==> flow/design.v <==
module axi_s_to_fifos #(
    parameter integer FIFO_DEPTH = 32,
    parameter integer C_DATA_WIDTH = 32
)(
    input  logic                     clk,
    input  logic                     nrst,
    input  logic [31:0]  awaddr,
    input  logic [3:0]               awprot,
    input  logic                     awvalid,
    output logic                     awready,
    input  logic [C_DATA_WIDTH-1:0]  wdata,
    input  logic [C_DATA_WIDTH/8-1:0] wstrb,
    input  logic                     wvalid,
    output logic                     wready,
    output logic [1:0]               bresp,
    output logic                     bvalid,
    input  logic                     bready,
    input  logic [31:0]  araddr,
    input  logic [3:0]               arprot,
    input  logic                     arvalid,
    output logic                     arready,
    output logic [C_DATA_WIDTH-1:0]  rdata,
    output logic [1:0]               rresp,
    output logic                     rvalid,
    input  logic                     rready,
    input logic [C_DATA_WIDTH-1:0]  fifo_wdata,
    output logic                    fifo_full,
    output logic                    fifo_almost_full,
    input logic                     fifo_wena,
    output logic [C_DATA_WIDTH-1:0] fifo_rdata,
    output logic                    fifo_empty,
    output logic                    fifo_almost_empty,
    input logic                     fifo_rena
);
    localparam ADDR_STATUS  = 0;
    localparam ADDR_WRITE   = 1;
    localparam ADDR_READ    = 2;
    localparam BYTES        = C_DATA_WIDTH/8;
    localparam ADDR_LSB     = $clog2(BYTES); 
    logic [C_DATA_WIDTH-1:0]    reg_write   [0:FIFO_DEPTH-1];
    logic [C_DATA_WIDTH-1:0]    reg_read    [0:FIFO_DEPTH-1];
    logic [31:0]                araddr_reg;
    logic [31:0]                awaddr_reg;
    logic [C_DATA_WIDTH-1:0]    wdata_reg;
    logic full2;
    logic almost_full2;
    logic empty2;
    logic almost_empty2;
    logic full1;
    logic almost_full1;
    logic empty1;
    logic almost_empty1;
    logic wrote_axi;
    logic rd_pop;
    logic push_fifo1;
    logic pop_fifo1;
    logic push_fifo2;
    logic pop_fifo2;
    localparam int INDEX_W = $clog2(FIFO_DEPTH);
    logic [INDEX_W-1:0] write_index_axi, read_index_axi;
    logic [INDEX_W-1:0] write_index_fifo, read_index_fifo;
    logic [INDEX_W:0]   size_fifo1, size_fifo2;
    typedef enum logic {
        IDLE_READ,
        READ_DATA
    } state_read;
    state_read state_r;
    always_ff @(posedge clk or negedge nrst) begin
        if (!nrst) begin
            arready             <= 0;
            araddr_reg          <= 0;
            rdata               <= 0;
            rresp               <= 0;
            rvalid              <= 0;
            state_r             <= IDLE_READ;
            read_index_axi      <= 0;
            rd_pop              <= 0;
        end else begin
            case (state_r)
                IDLE_READ: begin
                    arready     <= 1;
                    if (arvalid && arready) begin
                        araddr_reg  <= araddr;
                        state_r     <= READ_DATA;
                        arready <= 0;
                    end
                end
                READ_DATA: begin
                    if (!rvalid) begin
                        rvalid  <= 1;
                        rresp   <= 0;
                        rd_pop  <= (araddr_reg[31:ADDR_LSB] == ADDR_READ) && !empty1;
                        if (araddr_reg[31:ADDR_LSB] == ADDR_STATUS) begin
                            rdata   <= {28'b0,
                                        full2,
                                        almost_full2,
                                        empty1,
                                        almost_empty1};
                        end else if (araddr_reg[31:ADDR_LSB] == ADDR_READ && !empty1) begin
                            rdata   <= reg_read[read_index_axi];
                        end else begin
                            rdata   <= 0;
                        end
                    end else if (rready) begin
                        if (rd_pop) begin
                            read_index_axi <= read_index_axi + 1;
                            if (read_index_axi == FIFO_DEPTH - 1) begin
                                read_index_axi <= 0;
                            end
                        end
                        rvalid  <= 0;
                        state_r <= IDLE_READ;
                    end
                end
                default: begin
                    state_r <= IDLE_READ;
                end
            endcase
        end
    end
    always_ff @(posedge clk or negedge nrst) begin
        if (!nrst) begin
            for (int i = 0; i < FIFO_DEPTH; i++) begin
                reg_read[i]     <= '0;
            end
            write_index_fifo    <= 0;
        end else begin
            if (fifo_wena && !full1) begin
                reg_read[write_index_fifo] <= fifo_wdata;
                write_index_fifo <= write_index_fifo + 1;
                if (write_index_fifo == FIFO_DEPTH - 1) begin
                    write_index_fifo <= 0;
                end
            end
        end
    end
    always_comb begin
        push_fifo1 = (fifo_wena && !full1);
        pop_fifo1 = rd_pop && (state_r == READ_DATA) && (rready && rvalid);
    end
    always_ff @(posedge clk or negedge nrst) begin
        if (!nrst) begin
            size_fifo1 <= FIFO_DEPTH;
        end else begin
            size_fifo1 <= size_fifo1 + pop_fifo1 - push_fifo1;
        end
    end
    typedef enum logic [1:0] {
        IDLE_WRITE,
        HAVE_AW,
        HAVE_W,
        RESP
    } state_write;
    state_write state_w;
    always_ff @(posedge clk or negedge nrst) begin
        if (!nrst) begin
            awready         <= 0;
            wready          <= 0;
            bvalid          <= 0;
            bresp           <= 0;
            awaddr_reg      <= 0;
            wdata_reg       <= 0;
            wrote_axi       <= 0;
            write_index_axi <= 0;
            state_w         <= IDLE_WRITE;
            for (int i = 0; i < FIFO_DEPTH; i++) begin
                reg_write[i] <= '0;
            end
        end else begin
            case (state_w)
                IDLE_WRITE: begin
                    awready <= 1;
                    wready  <= 1;
                    wrote_axi   <= 0;
                    if ((wvalid && wready) && (awvalid && awready)) begin
                        wdata_reg   <= wdata;
                        awaddr_reg  <= awaddr;
                        wready      <= 0;
                        awready     <= 0;
                        state_w     <= RESP;
                    end else if (awvalid && awready) begin
                        awaddr_reg  <= awaddr;
                        awready     <= 0;
                        state_w     <= HAVE_AW;
                    end else if (wvalid && wready) begin
                        wdata_reg   <= wdata;
                        wready      <= 0;
                        state_w     <= HAVE_W;
                    end
                end
                HAVE_AW: begin
                    wready  <= 1;
                    if (wvalid && wready) begin
                        wdata_reg   <= wdata;
                        wready      <= 0;
                        state_w     <= RESP;
                    end
                end
                HAVE_W: begin
                    awready <= 1;
                    if (awvalid && awready) begin
                        awaddr_reg  <= awaddr;
                        awready     <= 0;
                        state_w     <= RESP;
                    end
                end
                RESP: begin
                    if (awaddr_reg[31:ADDR_LSB] == ADDR_WRITE && !wrote_axi && !full2) begin
                        reg_write[write_index_axi] <= wdata_reg;
                        write_index_axi <= write_index_axi + 1;
                        if (write_index_axi == FIFO_DEPTH - 1) begin
                            write_index_axi <= 0;
                        end
                        wrote_axi <= 1;
                    end
                    bvalid  <= 1;
                    bresp   <= 0;
                    if (bready && bvalid) begin
                        bvalid  <= 0;
                        state_w <= IDLE_WRITE;
                    end
                end
                default: begin
                    state_w <= IDLE_WRITE;
                end
            endcase
        end
    end
    always_ff @(posedge clk or negedge nrst) begin
        if (!nrst) begin
            read_index_fifo <= 0;
        end else begin
            if (fifo_rena && !empty2) begin
                read_index_fifo <= read_index_fifo + 1;
                if (read_index_fifo == FIFO_DEPTH - 1) begin
                    read_index_fifo <= 0;
                end
            end
        end
    end
    always_comb begin
        pop_fifo2 = (fifo_rena && !empty2);
        push_fifo2 = (awaddr_reg[31:ADDR_LSB] == ADDR_WRITE && !wrote_axi && !full2) && (state_w == RESP);
    end
    always_ff @(posedge clk or negedge nrst) begin
        if (!nrst) begin
            size_fifo2 <= FIFO_DEPTH;
        end else begin
            size_fifo2 <= size_fifo2 + pop_fifo2 - push_fifo2;
        end
    end
    always_comb fifo_rdata = reg_write[read_index_fifo];
    always_comb begin
        empty2        = size_fifo2 == FIFO_DEPTH;
        almost_empty2 = size_fifo2 == (FIFO_DEPTH - 1);
        full2         = size_fifo2 == 0;
        almost_full2  = size_fifo2 == 1;
        empty1         = size_fifo1 == FIFO_DEPTH;
        almost_empty1  = size_fifo1 == (FIFO_DEPTH - 1);
        full1          = size_fifo1 == 0;
        almost_full1   = size_fifo1 == 1;
        fifo_full           = full1;
        fifo_almost_full    = almost_full1;
        fifo_empty          = empty2;
        fifo_almost_empty   = almost_empty2;
    end
endmodule
; Tool chain data of axi_s_to_fifos
; Each step is given for the RTL above and for the edited RTL.
; Lines under "before" count in the file above, lines under "after" in the edited file.
; "diff" is "after" less "before", of the values as shown.
; Operators carry their Yosys type and port widths (W data, S select, Z words).
; A cell with - has no value.
[setup]
design = axi_s_to_fifos
clk_port = clk
cell_library = sky130hd
pvt_corner = tt_025C_1v80

; Edit of the RTL
; The edit as a unified diff against the file above.
; A script made this edit. It changes what the design does and was not meant as an optimisation.
; begin of diff
@@ -104,5 +104,5 @@
                     end else if (rready) begin
                         if (rd_pop) begin
-                            read_index_axi <= read_index_axi + 1;
+                            read_index_axi <= read_index_axi ^ 1;
                             if (read_index_axi == FIFO_DEPTH - 1) begin
                                 read_index_axi <= 0;
; end of diff

; After elaboration
; Counts by Yosys on the flattened word-level netlist (proc, flatten, opt, wreduce). Print and check cells are left out. Cells with the same type and inputs are merged into one.
[classes]
columns = item, before, after, diff
row1 = n_addsub, 8, 7, -1
row2 = equal, 141, 141, 0
row3 = n_mux, 37, 37, 0
row4 = bitwise, 2, 3, 1
row5 = reduce_and_logical, 102, 103, 1
[op_table]
columns = cell, before, after, diff
row1 = $add A5 B1 Y5 const B, 4, 3, -1
row2 = $not A1 Y1, 2, 3, 1
row3 = $reduce_and A5 Y1, 1, 2, 1
; Unchanged operator kinds not shown: 36.
[bits]
columns = item, before, after, diff
row1 = ff_bits, 2218, 2218, 0
row2 = inputBits, 149, 149, 0
row3 = out_inout_bits, 77, 77, 0

; Longest topological paths
; Yosys ltp: most cells in a row. Word level: on the elaborated netlist, between registers, memories and ports. Mapped: between sequential cells and ports; inverters and the memories' decode and read muxes count.
[depth]
columns = item, before, after, diff
row1 = depth_word, 5, 5, 0
row2 = abc_area, 0, 0, -
row3 = mapped_depth, 16, 16, 0
row4 = ltp_nobuf, 15, 15, 0

; Synthesis result
; Yosys stat after the flow's synthesis: flattened, memories mapped to cells. It holds for the ABC_AREA given above (unset counts as 0); a run with the other value may have another netlist.
[synth_totals]
columns = item, before, after, diff
row1 = cell_count, 7317, 4089, -3228
row2 = area_um2, 98817.3, 55824.8, -42992.5
row3 = seqArea_um2, 55456.9, 31333.8, -24123.1
row4 = ffs, 2216, 1252, -964
row5 = buffers, 683, 379, -304
[by_type]
columns = cell_type, before, after, diff
row1 = sky130_fd_sc_hd__mux2_2, 2200, 1189, -1011
row2 = sky130_fd_sc_hd__dfrtp_1, 2213, 1249, -964
row3 = sky130_fd_sc_hd__a22oi_1, 372, 183, -189
row4 = sky130_fd_sc_hd__clkbuf_1, 416, 233, -183
row5 = sky130_fd_sc_hd__buf_1, 110, 12, -98
row6 = sky130_fd_sc_hd__nor2_1, 147, 51, -96
row7 = sky130_fd_sc_hd__nand2_1, 200, 109, -91
row8 = sky130_fd_sc_hd__mux2i_1, 198, 124, -74
row9 = sky130_fd_sc_hd__o21ai_0, 118, 59, -59
row10 = sky130_fd_sc_hd__o22ai_1, 84, 28, -56
row11 = sky130_fd_sc_hd__a21oi_1, 76, 23, -53
row12 = sky130_fd_sc_hd__nand3_1, 73, 30, -43
row13 = sky130_fd_sc_hd__a22o_1, 83, 41, -42
row14 = sky130_fd_sc_hd__a221oi_1, 82, 48, -34
row15 = sky130_fd_sc_hd__mux2_1, 7, 34, 27
row16 = sky130_fd_sc_hd__buf_2, 144, 118, -26
row17 = sky130_fd_sc_hd__a222oi_1, 61, 35, -26
row18 = sky130_fd_sc_hd__a32oi_1, 34, 12, -22
; Unchanged cell types not shown: 11.
; Not every row of either side is listed.

; Path before layout
; Path of least setup slack by OpenSTA after synthesis, without wires, with an ideal clock, recovery checks aside; 20% of the period is set as input and as output delay. Where synthesis merged equal registers, the netlist keeps one of their names.
[synth_timing]
columns = item, before, after, diff
row1 = path_type, flip-flop to output port, flip-flop to output port, -
row2 = start, register read_index_fifo[2], register read_index_fifo[3], -
row3 = end, output fifo_rdata[13], output fifo_rdata[25], -
row4 = clock_period_ns, 8.0, 8.0, 0.0
row5 = t_first_pin_ns, 0.000, 0.000, 0.000
row6 = arrival_ns, 2.383, 3.126, 0.743
row7 = slack_ns, 4.017, 3.274, -0.743
row8 = path_delay_ns, 2.383, 3.126, 0.743
row9 = stages, 11, 16, 5
row10 = n_path_buf, 3, 8, 5
row11 = synth_period_reached_ns, 3.983, 4.726, 0.743
; "path_delay_ns" is the arrival time less input delay plus setup time.
; A path that ends at an output port has no setup time.
; "stages": output pins that drive a net of the path, with the launching flip-flop's if there is one; two outputs of one cell count as two.
; "synth_period_reached_ns" is the clock period less the worst setup slack; recovery checks do not enter. This is arithmetic on one report: input and output delays are still those of the set period (20% each).
; Between the ends stands the longest chain of elaborated cells between them, by number of cells; it is not shown to be the way that was timed. Of several equally long chains one is given.
; Each line given opens the expression or statement behind the cell; cells for indexed reads and writes are added by Yosys, which also makes memories of some case tables.
; A register here has more assigning lines than the two given.
[synth_via_before]
path_cell_list = sky130_fd_sc_hd__dfrtp_1 -> sky130_fd_sc_hd__buf_2 -> sky130_fd_sc_hd__buf_2 -> sky130_fd_sc_hd__nand2_1 -> sky130_fd_sc_hd__nor2_1 -> sky130_fd_sc_hd__ha_1 -> sky130_fd_sc_hd__clkbuf_1 -> sky130_fd_sc_hd__a222oi_1 -> sky130_fd_sc_hd__nand2_1 -> sky130_fd_sc_hd__or4_1 -> sky130_fd_sc_hd__o32a_1
elab_chain_len = 2
cone_cells = 33
[synth_lines_before]
columns = item, line
row1 = start: declaration, 61  ; logic [INDEX_W-1:0] write_index_fifo, read_index_fifo;
row2 = start: assignment, 231  ; read_index_fifo <= 0;
row3 = start: assignment, 234  ; read_index_fifo <= read_index_fifo + 1;
row4 = $eq A5 B5 Y1, 252  ; always_comb fifo_rdata = reg_write[read_index_fifo];
row5 = $pmux W32 S32, 252
row6 = end: declaration, 30  ; output logic [C_DATA_WIDTH-1:0] fifo_rdata,
[synth_via_after]
path_cell_list = sky130_fd_sc_hd__dfrtp_1 -> sky130_fd_sc_hd__buf_2 -> sky130_fd_sc_hd__buf_2 -> sky130_fd_sc_hd__buf_2 -> sky130_fd_sc_hd__buf_2 -> sky130_fd_sc_hd__buf_2 -> sky130_fd_sc_hd__clkbuf_1 -> sky130_fd_sc_hd__and3_1 -> sky130_fd_sc_hd__ha_1 -> sky130_fd_sc_hd__buf_1 -> sky130_fd_sc_hd__nor2_1 -> sky130_fd_sc_hd__nand3_1 -> sky130_fd_sc_hd__a211o_1 -> sky130_fd_sc_hd__a211o_1 -> sky130_fd_sc_hd__clkbuf_1 -> sky130_fd_sc_hd__a41oi_1
elab_chain_len = 2
cone_cells = 33
[synth_lines_after]
columns = item, line
row1 = start: declaration, 61  ; logic [INDEX_W-1:0] write_index_fifo, read_index_fifo;
row2 = start: assignment, 231  ; read_index_fifo <= 0;
row3 = start: assignment, 234  ; read_index_fifo <= read_index_fifo + 1;
row4 = $eq A5 B5 Y1, 252  ; always_comb fifo_rdata = reg_write[read_index_fifo];
row5 = $pmux W32 S32, 252
row6 = end: declaration, 30  ; output logic [C_DATA_WIDTH-1:0] fifo_rdata,

; Timing after layout
; From the final timing report of each run of pair A: the path of least setup slack in the routed layout; clock arrival at registers is part of the times.
[layout_timing]
columns = item, before, after, diff
row1 = path_type, flip-flop to output port, flip-flop to output port, -
row2 = start, register read_index_fifo[4], register read_index_fifo[2], -
row3 = end, output fifo_rdata[11], output fifo_rdata[23], -
row4 = clock_period_ns, 7.26, 7.26, 0.00
row5 = t_first_pin_ns, 0.91, 0.79, -0.12
row6 = arrival_ns, 5.41, 5.27, -0.14
row7 = slack_ns, 0.39, 0.54, 0.15
row8 = stages, 9, 8, -1
row9 = n_path_buf, 3, 3, 0
; Between the ends stands the longest chain of elaborated cells between them, by number of cells; it is not shown to be the way that was timed. Of several equally long chains one is given.
; A register here has more assigning lines than the two given.
[layout_via_before]
path_cell_list = sky130_fd_sc_hd__dfrtp_4 -> sky130_fd_sc_hd__buf_4 -> sky130_fd_sc_hd__ha_2 -> sky130_fd_sc_hd__buf_4 -> sky130_fd_sc_hd__a222oi_1 -> sky130_fd_sc_hd__o21ai_0 -> sky130_fd_sc_hd__a211oi_1 -> sky130_fd_sc_hd__a41oi_1 -> sky130_fd_sc_hd__clkdlybuf4s50_1
elab_chain_len = 2
cone_cells = 33
[layout_lines_before]
columns = item, line
row1 = start: declaration, 61  ; logic [INDEX_W-1:0] write_index_fifo, read_index_fifo;
row2 = start: assignment, 231  ; read_index_fifo <= 0;
row3 = start: assignment, 234  ; read_index_fifo <= read_index_fifo + 1;
row4 = $eq A5 B5 Y1, 252  ; always_comb fifo_rdata = reg_write[read_index_fifo];
row5 = $pmux W32 S32, 252
row6 = end: declaration, 30  ; output logic [C_DATA_WIDTH-1:0] fifo_rdata,
[layout_via_after]
path_cell_list = sky130_fd_sc_hd__dfrtp_4 -> sky130_fd_sc_hd__buf_12 -> sky130_fd_sc_hd__buf_4 -> sky130_fd_sc_hd__mux2_2 -> sky130_fd_sc_hd__a221oi_1 -> sky130_fd_sc_hd__and3_1 -> sky130_fd_sc_hd__a41oi_1 -> sky130_fd_sc_hd__clkdlybuf4s50_1
elab_chain_len = 2
cone_cells = 33
[layout_lines_after]
columns = item, line
row1 = start: declaration, 61  ; logic [INDEX_W-1:0] write_index_fifo, read_index_fifo;
row2 = start: assignment, 231  ; read_index_fifo <= 0;
row3 = start: assignment, 234  ; read_index_fifo <= read_index_fifo + 1;
row4 = $eq A5 B5 Y1, 252  ; always_comb fifo_rdata = reg_write[read_index_fifo];
row5 = $pmux W32 S32, 252
row6 = end: declaration, 30  ; output logic [C_DATA_WIDTH-1:0] fifo_rdata,

; Flow runs
; Runs of the flow (Yosys, OpenROAD) on both versions; the two runs of a pair have the same settings. The constraints put input and output delay at 20% of the set period each and load the outputs with 0.01 pF.
[settings_pair_A]
CORE_UTILIZATION = 40
period_ns = 7.26
CAP_MARGIN = 20
CORE_MARGIN = 2
SLEW_MARGIN = 20
[results_pair_A]
columns = item, before, after, diff
row1 = yosys_chip_area_um2, 98817.3, 55824.8, -42992.5
row2 = total_die_area_um2, 251036.0, 142567.0, -108469.0
row3 = post_route_stdcell_area_um2, 112995.0, 64745.8, -48249.2
row4 = utilization_pct, 46.0, 46.6, 0.6
row5 = fin_ws_ns, 0.394, 0.537, 0.143
row6 = timing.setup.tns_ns, 0.000, 0.000, 0.000
row7 = totalPower_mw, 34.750, 19.430, -15.320
row8 = achieved_period_ns, 6.866, 6.723, -0.143
[settings_pair_B]
ABC_AREA = 0
CELL_PAD_IN_SITES_GLOBAL_PLACEMENT = 0
CORE_MARGIN = 8
CORE_UTILIZATION = 67
CTS_CLUSTER_SIZE = 15
GPL_TIMING_DRIVEN = 1
HOLD_SLACK_MARGIN = 0.26
MAX_ROUTING_LAYER = met4
PLACE_DENSITY_LB_ADDON = 0.18
period_ns = 9.98
CAP_MARGIN = 20
SLEW_MARGIN = 20
[results_pair_B]
columns = item, before, after, diff
row1 = yosys_chip_area_um2, 98817.3, 55824.8, -42992.5
row2 = total_die_area_um2, 160032.0, 92814.7, -67217.3
row3 = post_route_stdcell_area_um2, 110422.0, 63568.5, -46853.5
row4 = utilization_pct, 75.0, 76.6, 1.6
row5 = fin_ws_ns, 2.218, 2.078, -0.140
row6 = timing.setup.tns_ns, 0.000, 0.000, 0.000
row7 = hold_ws_ns, 0.489, 0.482, -0.007
row8 = totalPower_mw, 24.716, 14.062, -10.654
row9 = achieved_period_ns, 7.762, 7.902, 0.140
; "achieved_period_ns": clock period set for the run, less the worst setup slack. It is reckoned from that one timing run; input and output delays stay at 20% of the period that was set.
; "totalPower_mw" is the tool's figure for a default switching activity; nothing was simulated.
